==> flow/design.v <==
`timescale 1ns / 1ps
module gain_core #(
    parameter integer DWIDTH = 16,  
    parameter integer GWIDTH = 16,  
    parameter integer FBITS  = 12   
)(
    input  wire                     clk,
    input  wire                     rst_n,      
    input  wire                     ce,         
    input  wire                     en,         
    input  wire signed [DWIDTH-1:0] data_i,     
    input  wire signed [GWIDTH-1:0] data_gain,  
    output reg  signed [DWIDTH-1:0] data_o      
);
    wire signed [DWIDTH+GWIDTH-1:0] mult_raw;
    wire signed [DWIDTH+GWIDTH-1:0] mult_rounded;
    wire signed [DWIDTH+GWIDTH-1-FBITS:0] mult_scaled;
    localparam signed [DWIDTH-1:0] MAX_VAL = {1'b0, {(DWIDTH-1){1'b1}}};  
    localparam signed [DWIDTH-1:0] MIN_VAL = {1'b1, {(DWIDTH-1){1'b0}}};  
    assign mult_raw = data_i * data_gain;
    assign mult_rounded = mult_raw + (1 << (FBITS-1));
    assign mult_scaled = mult_rounded >>> FBITS;
    always @(posedge clk) begin
        if (!rst_n) begin
            data_o <= 0;
        end else if (ce) begin
            if (!en) begin
                data_o <= data_i;
            end else begin
                if (mult_scaled > MAX_VAL) begin
                    data_o <= MAX_VAL;
                end else if (mult_scaled < MIN_VAL) begin
                    data_o <= MIN_VAL;
                end else begin
                    data_o <= mult_scaled[DWIDTH-1:0];
                end
            end
        end
    end
endmodule
`timescale 1ns / 1ps
module axis_gain_wrapper #(
    parameter integer C_S_AXI_DATA_WIDTH = 32,
    parameter integer C_S_AXI_ADDR_WIDTH = 4,
    parameter integer AUDIO_WIDTH        = 16,
    parameter integer GAIN_FBITS         = 12
)(
    input  wire aclk,
    input  wire aresetn,
    input  wire [31:0] s_axis_tdata,
    input  wire        s_axis_tlast,
    input  wire        s_axis_tvalid,
    output wire        s_axis_tready,
    output wire [31:0] m_axis_tdata,
    output wire        m_axis_tlast,
    output wire        m_axis_tvalid,
    input  wire        m_axis_tready,
    input  wire [C_S_AXI_ADDR_WIDTH-1:0] s_axi_awaddr,
    input  wire                          s_axi_awvalid,
    output reg                           s_axi_awready,
    input  wire [C_S_AXI_DATA_WIDTH-1:0] s_axi_wdata,
    input  wire [3:0]                    s_axi_wstrb,
    input  wire                          s_axi_wvalid,
    output reg                           s_axi_wready,
    output reg  [1:0]                    s_axi_bresp,
    output reg                           s_axi_bvalid,
    input  wire                          s_axi_bready,
    input  wire [C_S_AXI_ADDR_WIDTH-1:0] s_axi_araddr,
    input  wire                          s_axi_arvalid,
    output reg                           s_axi_arready,
    output reg  [C_S_AXI_DATA_WIDTH-1:0] s_axi_rdata,
    output reg  [1:0]                    s_axi_rresp,
    output reg                           s_axi_rvalid,
    input  wire                          s_axi_rready
);
    reg [31:0] reg_control;
    reg [31:0] reg_gain_l;
    reg [31:0] reg_gain_r;
    wire [1:0] addr_w = s_axi_awaddr[3:2];
    wire [1:0] addr_r = s_axi_araddr[3:2];
    always @(posedge aclk) begin
        if (!aresetn) begin
            s_axi_awready <= 1'b0;
            s_axi_wready  <= 1'b0;
            s_axi_bvalid  <= 1'b0;
            s_axi_bresp   <= 2'b00;
            reg_control <= 32'b0;
            reg_gain_l  <= 32'h0000_1000;  
            reg_gain_r  <= 32'h0000_1000;
        end else begin
            if (!s_axi_awready && s_axi_awvalid && s_axi_wvalid) begin
                s_axi_awready <= 1'b1;
                s_axi_wready  <= 1'b1;
                case (addr_w)
                    2'h0: reg_control <= s_axi_wdata;
                    2'h1: reg_gain_l  <= s_axi_wdata;
                    2'h2: reg_gain_r  <= s_axi_wdata;
                    default: ;
                endcase
            end else begin
                s_axi_awready <= 1'b0;
                s_axi_wready  <= 1'b0;
            end
            if (s_axi_awready && !s_axi_bvalid) begin
                s_axi_bvalid <= 1'b1;
                s_axi_bresp  <= 2'b00;
            end else if (s_axi_bready) begin
                s_axi_bvalid <= 1'b0;
            end
        end
    end
    always @(posedge aclk) begin
        if (!aresetn) begin
            s_axi_arready <= 1'b0;
            s_axi_rvalid  <= 1'b0;
            s_axi_rdata   <= 32'b0;
            s_axi_rresp   <= 2'b00;
        end else begin
            if (!s_axi_arready && s_axi_arvalid) begin
                s_axi_arready <= 1'b1;
                s_axi_rvalid  <= 1'b1;
                case (addr_r)
                    2'h0: s_axi_rdata <= reg_control;
                    2'h1: s_axi_rdata <= reg_gain_l;
                    2'h2: s_axi_rdata <= reg_gain_r;
                    default: s_axi_rdata <= 32'b0;
                endcase
            end else begin
                s_axi_arready <= 1'b0;
                if (s_axi_rvalid && s_axi_rready)
                    s_axi_rvalid <= 1'b0;
            end
        end
    end
    reg valid_d;
    reg last_d;
    wire stream_ready = m_axis_tready || !valid_d;
    assign s_axis_tready = stream_ready;
    assign m_axis_tvalid = valid_d;
    assign m_axis_tlast  = last_d;
    wire core_ce     = stream_ready;
    wire gain_enable = reg_control[0];
    gain_core #(
        .DWIDTH(AUDIO_WIDTH),
        .GWIDTH(16),
        .FBITS (GAIN_FBITS)
    ) u_gain_l (
        .clk       (aclk),
        .rst_n     (aresetn),
        .ce        (core_ce),
        .en        (gain_enable),
        .data_i    (s_axis_tdata[15:0]),
        .data_gain (reg_gain_l[15:0]),
        .data_o    (m_axis_tdata[15:0])
    );
    gain_core #(
        .DWIDTH(AUDIO_WIDTH),
        .GWIDTH(16),
        .FBITS (GAIN_FBITS)
    ) u_gain_r (
        .clk       (aclk),
        .rst_n     (aresetn),
        .ce        (core_ce),
        .en        (gain_enable),
        .data_i    (s_axis_tdata[31:16]),
        .data_gain (reg_gain_r[15:0]),
        .data_o    (m_axis_tdata[31:16])
    );
    always @(posedge aclk) begin
        if (!aresetn) begin
            valid_d <= 1'b0;
            last_d  <= 1'b0;
        end else if (stream_ready) begin
            valid_d <= s_axis_tvalid;
            last_d  <= s_axis_tlast;
        end
    end
endmodule
# Step by step through the tools: axis_gain_wrapper
# The steps from the RTL of axis_gain_wrapper to its reports follow in flow order.
# Line numbers count from 1 in the design file above.
# Cell names lack the library's common part.
# A cell with -- has no value.
dict set report inputs {
  top_module {axis_gain_wrapper}
  clock_port {aclk}
  lib {sky130hd}
  pvt_corner {tt_025C_1v80}
}

# After elaboration
# Counts by Yosys on the flattened word-level netlist (proc, flatten, opt, wreduce; memories kept). Register bits leave out memories and registers merged into their read ports (data or address). Print and check cells are left out. Cells with the same type and inputs are merged into one.
dict set report op_classes {
  n_mux 13
  compare 4
  reduce_and_logical 17
  eq_ne 4
  addsub 2
  n_mul 2
}
# op count
set op_table {}
lappend op_table {{16-bit by 16-bit multiplier with 32-bit output} 2}
lappend op_table {{32-bit case mux with 3-bit select} 1}
lappend op_table {{16-bit two-way mux} 6}
lappend op_table {{32-bit by 13-bit adder with 32-bit output (second input constant)} 2}
lappend op_table {{20-bit by 16-bit > comparator with 1-bit output (second input constant)} 2}
lappend op_table {{20-bit by 16-bit < comparator with 1-bit output (second input constant)} 2}
lappend op_table {{2-bit AND reduction} 3}
lappend op_table {{1-bit two-way mux} 6}
lappend op_table {{1-bit logical AND} 5}
lappend op_table {{1-bit logical NOT} 4}
lappend op_table {{2-bit by 1-bit equality test with 1-bit output (second input constant)} 2}
lappend op_table {{2-bit equality test (second input constant)} 2}
lappend op_table {{2-bit logical NOT} 2}
lappend op_table {{2-bit nonzero test} 2}
lappend op_table {{1-bit logical OR} 1}
dict set report word_totals {
  output_inout_bits 76
  in_bits 86
  register_bits 166
}

# Longest topological paths
# Longest topological path by Yosys (ltp), each cell counted once; first at word level (registers and memories cut), then after technology mapping (sequential cells cut; the memories' decode and read muxes count).
dict set report logic_depth {
  word_depth 6
  abc_area 0
  mapped_depth 27
}

# After synthesis
# The flow's flattened synthesis, as Yosys stat reports it; memories are mapped. The netlist is that of the ABC_AREA named above (0 if unset); the other value can give another one.
# Totals and module areas in this step are rounded.
# type count
set by_type {}
lappend by_type {fa_1 524}
lappend by_type {dfxtp_1 166}
lappend by_type {inv_1 581}
lappend by_type {ha_1 154}
lappend by_type {nand2_1 490}
lappend by_type {and2_1 237}
lappend by_type {a21oi_1 188}
lappend by_type {clkbuf_1 149}
lappend by_type {nor2_1 118}
lappend by_type {xnor2_1 43}
lappend by_type {mux2i_1 34}
lappend by_type {a211oi_1 39}
lappend by_type {o21ai_0 52}
lappend by_type {a21o_1 24}
lappend by_type {xor2_1 19}
lappend by_type {o21a_1 17}
lappend by_type {o21ai_1 21}
lappend by_type {nand2b_1 14}
# Not listed: further types 46, cells in them 132.
dict set report synth_totals {
  ff_cells 166
  mapped_area_um2 26110
  cell_count 3002
  buffers 166
}
# The figures by module come from a second, unflattened synthesis with its own total; it is not the netlist above.
dict set report hier_totals {
  cells_unflattened 2946
  hier_area_um2 27200
}
# Each row is one instance without its submodules.
# mod area_um2 instances mod_seq_area_um2 cells
set by_module {}
lappend by_module {gain_core 10730 2 320.3 1192}
lappend by_module {axis_gain_wrapper 5736 1 2683 562}

# Worst setup path after synthesis
# OpenSTA on the mapped netlist: ideal clock, no wires. The path of least setup slack (recovery checks aside). Input and output delay are each 20% of the period. Register names are those of the netlist, which keeps one name where synthesis merged equal registers.
dict set report synth_timing {
  path_kind {input to register}
  start {input s_axis_tdata[15]}
  end {register u_gain_l.data_o[2]}
  required_time_ps 7877
  driving_pins 26
  path_delay_ps 6390
  clock_period_ps 8000
  arrival_time_ps 7867
  n_path_buf 3
  slack_ps 11
  synth_period_reached_ps 7989
}
# "path_delay_ps" = arrival - input delay + setup time.
# "driving_pins" counts driving pins, that of a launching flip-flop among them; a cell with two outputs on the path counts twice.
# "synth_period_reached_ps" = period - worst setup slack (recovery checks aside). The figure is calculated, with input and output delays left at 20% of the set period.
# Between the ends stands the longest chain of elaborated cells between them, by number of cells; it is not shown to be the way that was timed. Of several equally long chains one is given.
# Each line given opens the expression or statement behind the cell; cells for indexed reads and writes are added by Yosys, which also makes memories of some case tables.
# A register here has more assigning lines than the two given.
dict set report synth_between {
  path_cell_list {clkbuf_1 -> clkbuf_1 -> nand2_1 -> fa_1 -> inv_1 -> fa_1 -> inv_1 -> fa_1 -> inv_1 -> fa_1 -> inv_1 -> fa_1 -> inv_1 -> fa_1 -> ha_1 -> nand4_1 -> or2_2 -> nor2_1 -> o211ai_1 -> nand2_1 -> nor2_1 -> xnor2_1 -> o31ai_1 -> buf_2 -> o21a_1 -> o21ai_0}
  elab_chain_len 6
  cells_between 7
  lines_between 5
  classes_between {add/sub: 1; mul: 1; compare: 2; mux: 3}
}
# element line
set synth_lines {}
lappend synth_lines {{from (decl)} 50} ;# input  wire [31:0] s_axis_tdata,
lappend synth_lines {{16-bit by 16-bit multiplier with 32-bit output} 20} ;# assign mult_raw = data_i * data_gain;
lappend synth_lines {{32-bit by 13-bit adder with 32-bit output} 21} ;# assign mult_rounded = mult_raw + (1 << (FBITS-1));
lappend synth_lines {{20-bit by 16-bit < comparator with 1-bit output} 32} ;# end else if (mult_scaled < MIN_VAL) begin
lappend synth_lines {{16-bit two-way mux} 32}
lappend synth_lines {{16-bit two-way mux} 30} ;# if (mult_scaled > MAX_VAL) begin
lappend synth_lines {{16-bit two-way mux} 27} ;# if (!en) begin
lappend synth_lines {{to (assign)} 28} ;# data_o <= data_i;
lappend synth_lines {{to (assign)} 35} ;# data_o <= mult_scaled[DWIDTH-1:0];
lappend synth_lines {{to (decl)} 13} ;# output reg  signed [DWIDTH-1:0] data_o

# Timing after layout
# From the final timing report of entry A: the path of least setup slack in the routed layout; clock arrival at registers is part of the times.
# The path's times are printed in steps of 10 ps; the period is the one set.
dict set report layout_timing {
  path_kind {input to register}
  start {input s_axis_tdata[22]}
  end {register u_gain_r.data_o[14]}
  driving_pins 26
  clock_period_ps 8000
  n_path_buf 4
  arrival_time_ps 7910
  required_time_ps 8350
  slack_ps 440
}
# Between the ends stands the longest chain of elaborated cells between them, by number of cells; it is not shown to be the way that was timed. Of several equally long chains one is given.
# A register here has more assigning lines than the two given.
dict set report layout_between {
  path_cell_list {buf_12 -> clkbuf_16 -> and2_4 -> fa_1 -> inv_1 -> fa_2 -> fa_2 -> inv_2 -> fa_2 -> fa_1 -> inv_2 -> fa_1 -> inv_2 -> ha_4 -> nand4_1 -> a211oi_2 -> a22oi_2 -> a21boi_4 -> a311oi_4 -> buf_12 -> o31a_4 -> xor2_2 -> a41o_4 -> buf_8 -> a21oi_4 -> o21ai_1}
  elab_chain_len 6
  cells_between 7
  lines_between 5
  classes_between {add/sub: 1; mul: 1; compare: 2; mux: 3}
}
# element line
set layout_lines {}
lappend layout_lines {{from (decl)} 50} ;# input  wire [31:0] s_axis_tdata,
lappend layout_lines {{16-bit by 16-bit multiplier with 32-bit output} 20} ;# assign mult_raw = data_i * data_gain;
lappend layout_lines {{32-bit by 13-bit adder with 32-bit output} 21} ;# assign mult_rounded = mult_raw + (1 << (FBITS-1));
lappend layout_lines {{20-bit by 16-bit < comparator with 1-bit output} 32} ;# end else if (mult_scaled < MIN_VAL) begin
lappend layout_lines {{16-bit two-way mux} 32}
lappend layout_lines {{16-bit two-way mux} 30} ;# if (mult_scaled > MAX_VAL) begin
lappend layout_lines {{16-bit two-way mux} 27} ;# if (!en) begin
lappend layout_lines {{to (assign)} 28} ;# data_o <= data_i;
lappend layout_lines {{to (assign)} 35} ;# data_o <= mult_scaled[DWIDTH-1:0];
lappend layout_lines {{to (decl)} 13} ;# output reg  signed [DWIDTH-1:0] data_o

Subject: flow runs of axis_gain_wrapper

Hi,

Below are 2 stored runs of the flow (Yosys, OpenROAD; platform sky130hd) on axis_gain_wrapper, each with its settings and what was measured, unordered. Constraints: input delay and output delay 20% of the set period each, output load 0.01 pF.
"period_less_ws_ps": clock period set for the run, less the worst setup slack. It is reckoned from that one timing run; input and output delays stay at 20% of the period that was set.
Values from the reports are rounded here.

[flow] entry A: files
==> flow/run.sh <==
#!/bin/bash
# the make line also repeats the synthesis and layout settings of config.mk as NAME=value (left out here)
make -C /OpenROAD-flow-scripts/flow DESIGN_CONFIG=/design/flow/config.mk WORK_HOME=/design/flow/orfs CLKGATE_MAP_FILE= finish
==> flow/config.mk <==
export PLATFORM = sky130hd
export DESIGN_NAME = axis_gain_wrapper
export DESIGN_NICKNAME = axis_gain_wrapper
export VERILOG_FILES = /design/flow/design.v
export SDC_FILE = /design/flow/constraint.sdc
export NUM_CORES = 4
export LEC_CHECK = 0
export CAP_MARGIN = 20
export CELL_PAD_IN_SITES_GLOBAL_PLACEMENT = 1
export CORE_ASPECT_RATIO = 0.59
export CORE_MARGIN = 8
export CORE_UTILIZATION = 21
export CTS_CLUSTER_DIAMETER = 40
export CTS_CLUSTER_SIZE = 52
export GPL_ROUTABILITY_DRIVEN = 1
export GPL_TIMING_DRIVEN = 0
export HOLD_SLACK_MARGIN = 0.1
export MAX_ROUTING_LAYER = met4
export SETUP_SLACK_MARGIN = 1.36
export SLEW_MARGIN = 20
export TNS_END_PERCENT = 65
==> flow/constraint.sdc <==
create_clock -name core_clock -period 8.0 [get_ports {aclk}]
set_input_delay 1.6000 -clock core_clock [delete_from_list [all_inputs] [get_ports {aclk}]]
set_output_delay 1.6000 -clock core_clock [all_outputs]
set_load 0.01 [all_outputs]

[flow] entry A: metrics
[metrics] total_die_area_um2 = 136300
[metrics] fin_util_pct = 26.9
[metrics] ys_area_um2 = 26110
[metrics] period_less_ws_ps = 7561
[metrics] final_setup_tns_ps = 0
[metrics] setup_ws_ps = 439
[metrics] stdcell_area_um2 = 33200

[flow] entry B: files
==> flow/run.sh <==
#!/bin/bash
# the make line also repeats the synthesis and layout settings of config.mk as NAME=value (left out here)
make -C /OpenROAD-flow-scripts/flow DESIGN_CONFIG=/design/flow/config.mk WORK_HOME=/design/flow/orfs CLKGATE_MAP_FILE= finish
==> flow/config.mk <==
export PLATFORM = sky130hd
export DESIGN_NAME = axis_gain_wrapper
export DESIGN_NICKNAME = axis_gain_wrapper
export VERILOG_FILES = /design/flow/design.v
export SDC_FILE = /design/flow/constraint.sdc
export NUM_CORES = 4
export LEC_CHECK = 0
export CAP_MARGIN = 40
export CELL_PAD_IN_SITES_DETAIL_PLACEMENT = 1
export CELL_PAD_IN_SITES_GLOBAL_PLACEMENT = 3
export CORE_ASPECT_RATIO = 1.78
export CORE_MARGIN = 2
export CORE_UTILIZATION = 32
export CTS_CLUSTER_DIAMETER = 229
export CTS_CLUSTER_SIZE = 85
export GPL_ROUTABILITY_DRIVEN = 1
export HOLD_SLACK_MARGIN = -0.05
export MAX_ROUTING_LAYER = met5
export PLACE_DENSITY = 0.77
export SETUP_SLACK_MARGIN = -0.73
export SLEW_MARGIN = 10
export TNS_END_PERCENT = 95
==> flow/constraint.sdc <==
create_clock -name core_clock -period 8.14 [get_ports {aclk}]
set_input_delay 1.6280 -clock core_clock [delete_from_list [all_inputs] [get_ports {aclk}]]
set_output_delay 1.6280 -clock core_clock [all_outputs]
set_load 0.01 [all_outputs]

[flow] entry B: metrics
[metrics] total_die_area_um2 = 84000
[metrics] fin_util_pct = 38.8
[metrics] ys_area_um2 = 26110
[metrics] period_less_ws_ps = 8345
[metrics] final_setup_tns_ps = -1998
[metrics] setup_ws_ps = -205
[metrics] stdcell_area_um2 = 31300

Regards
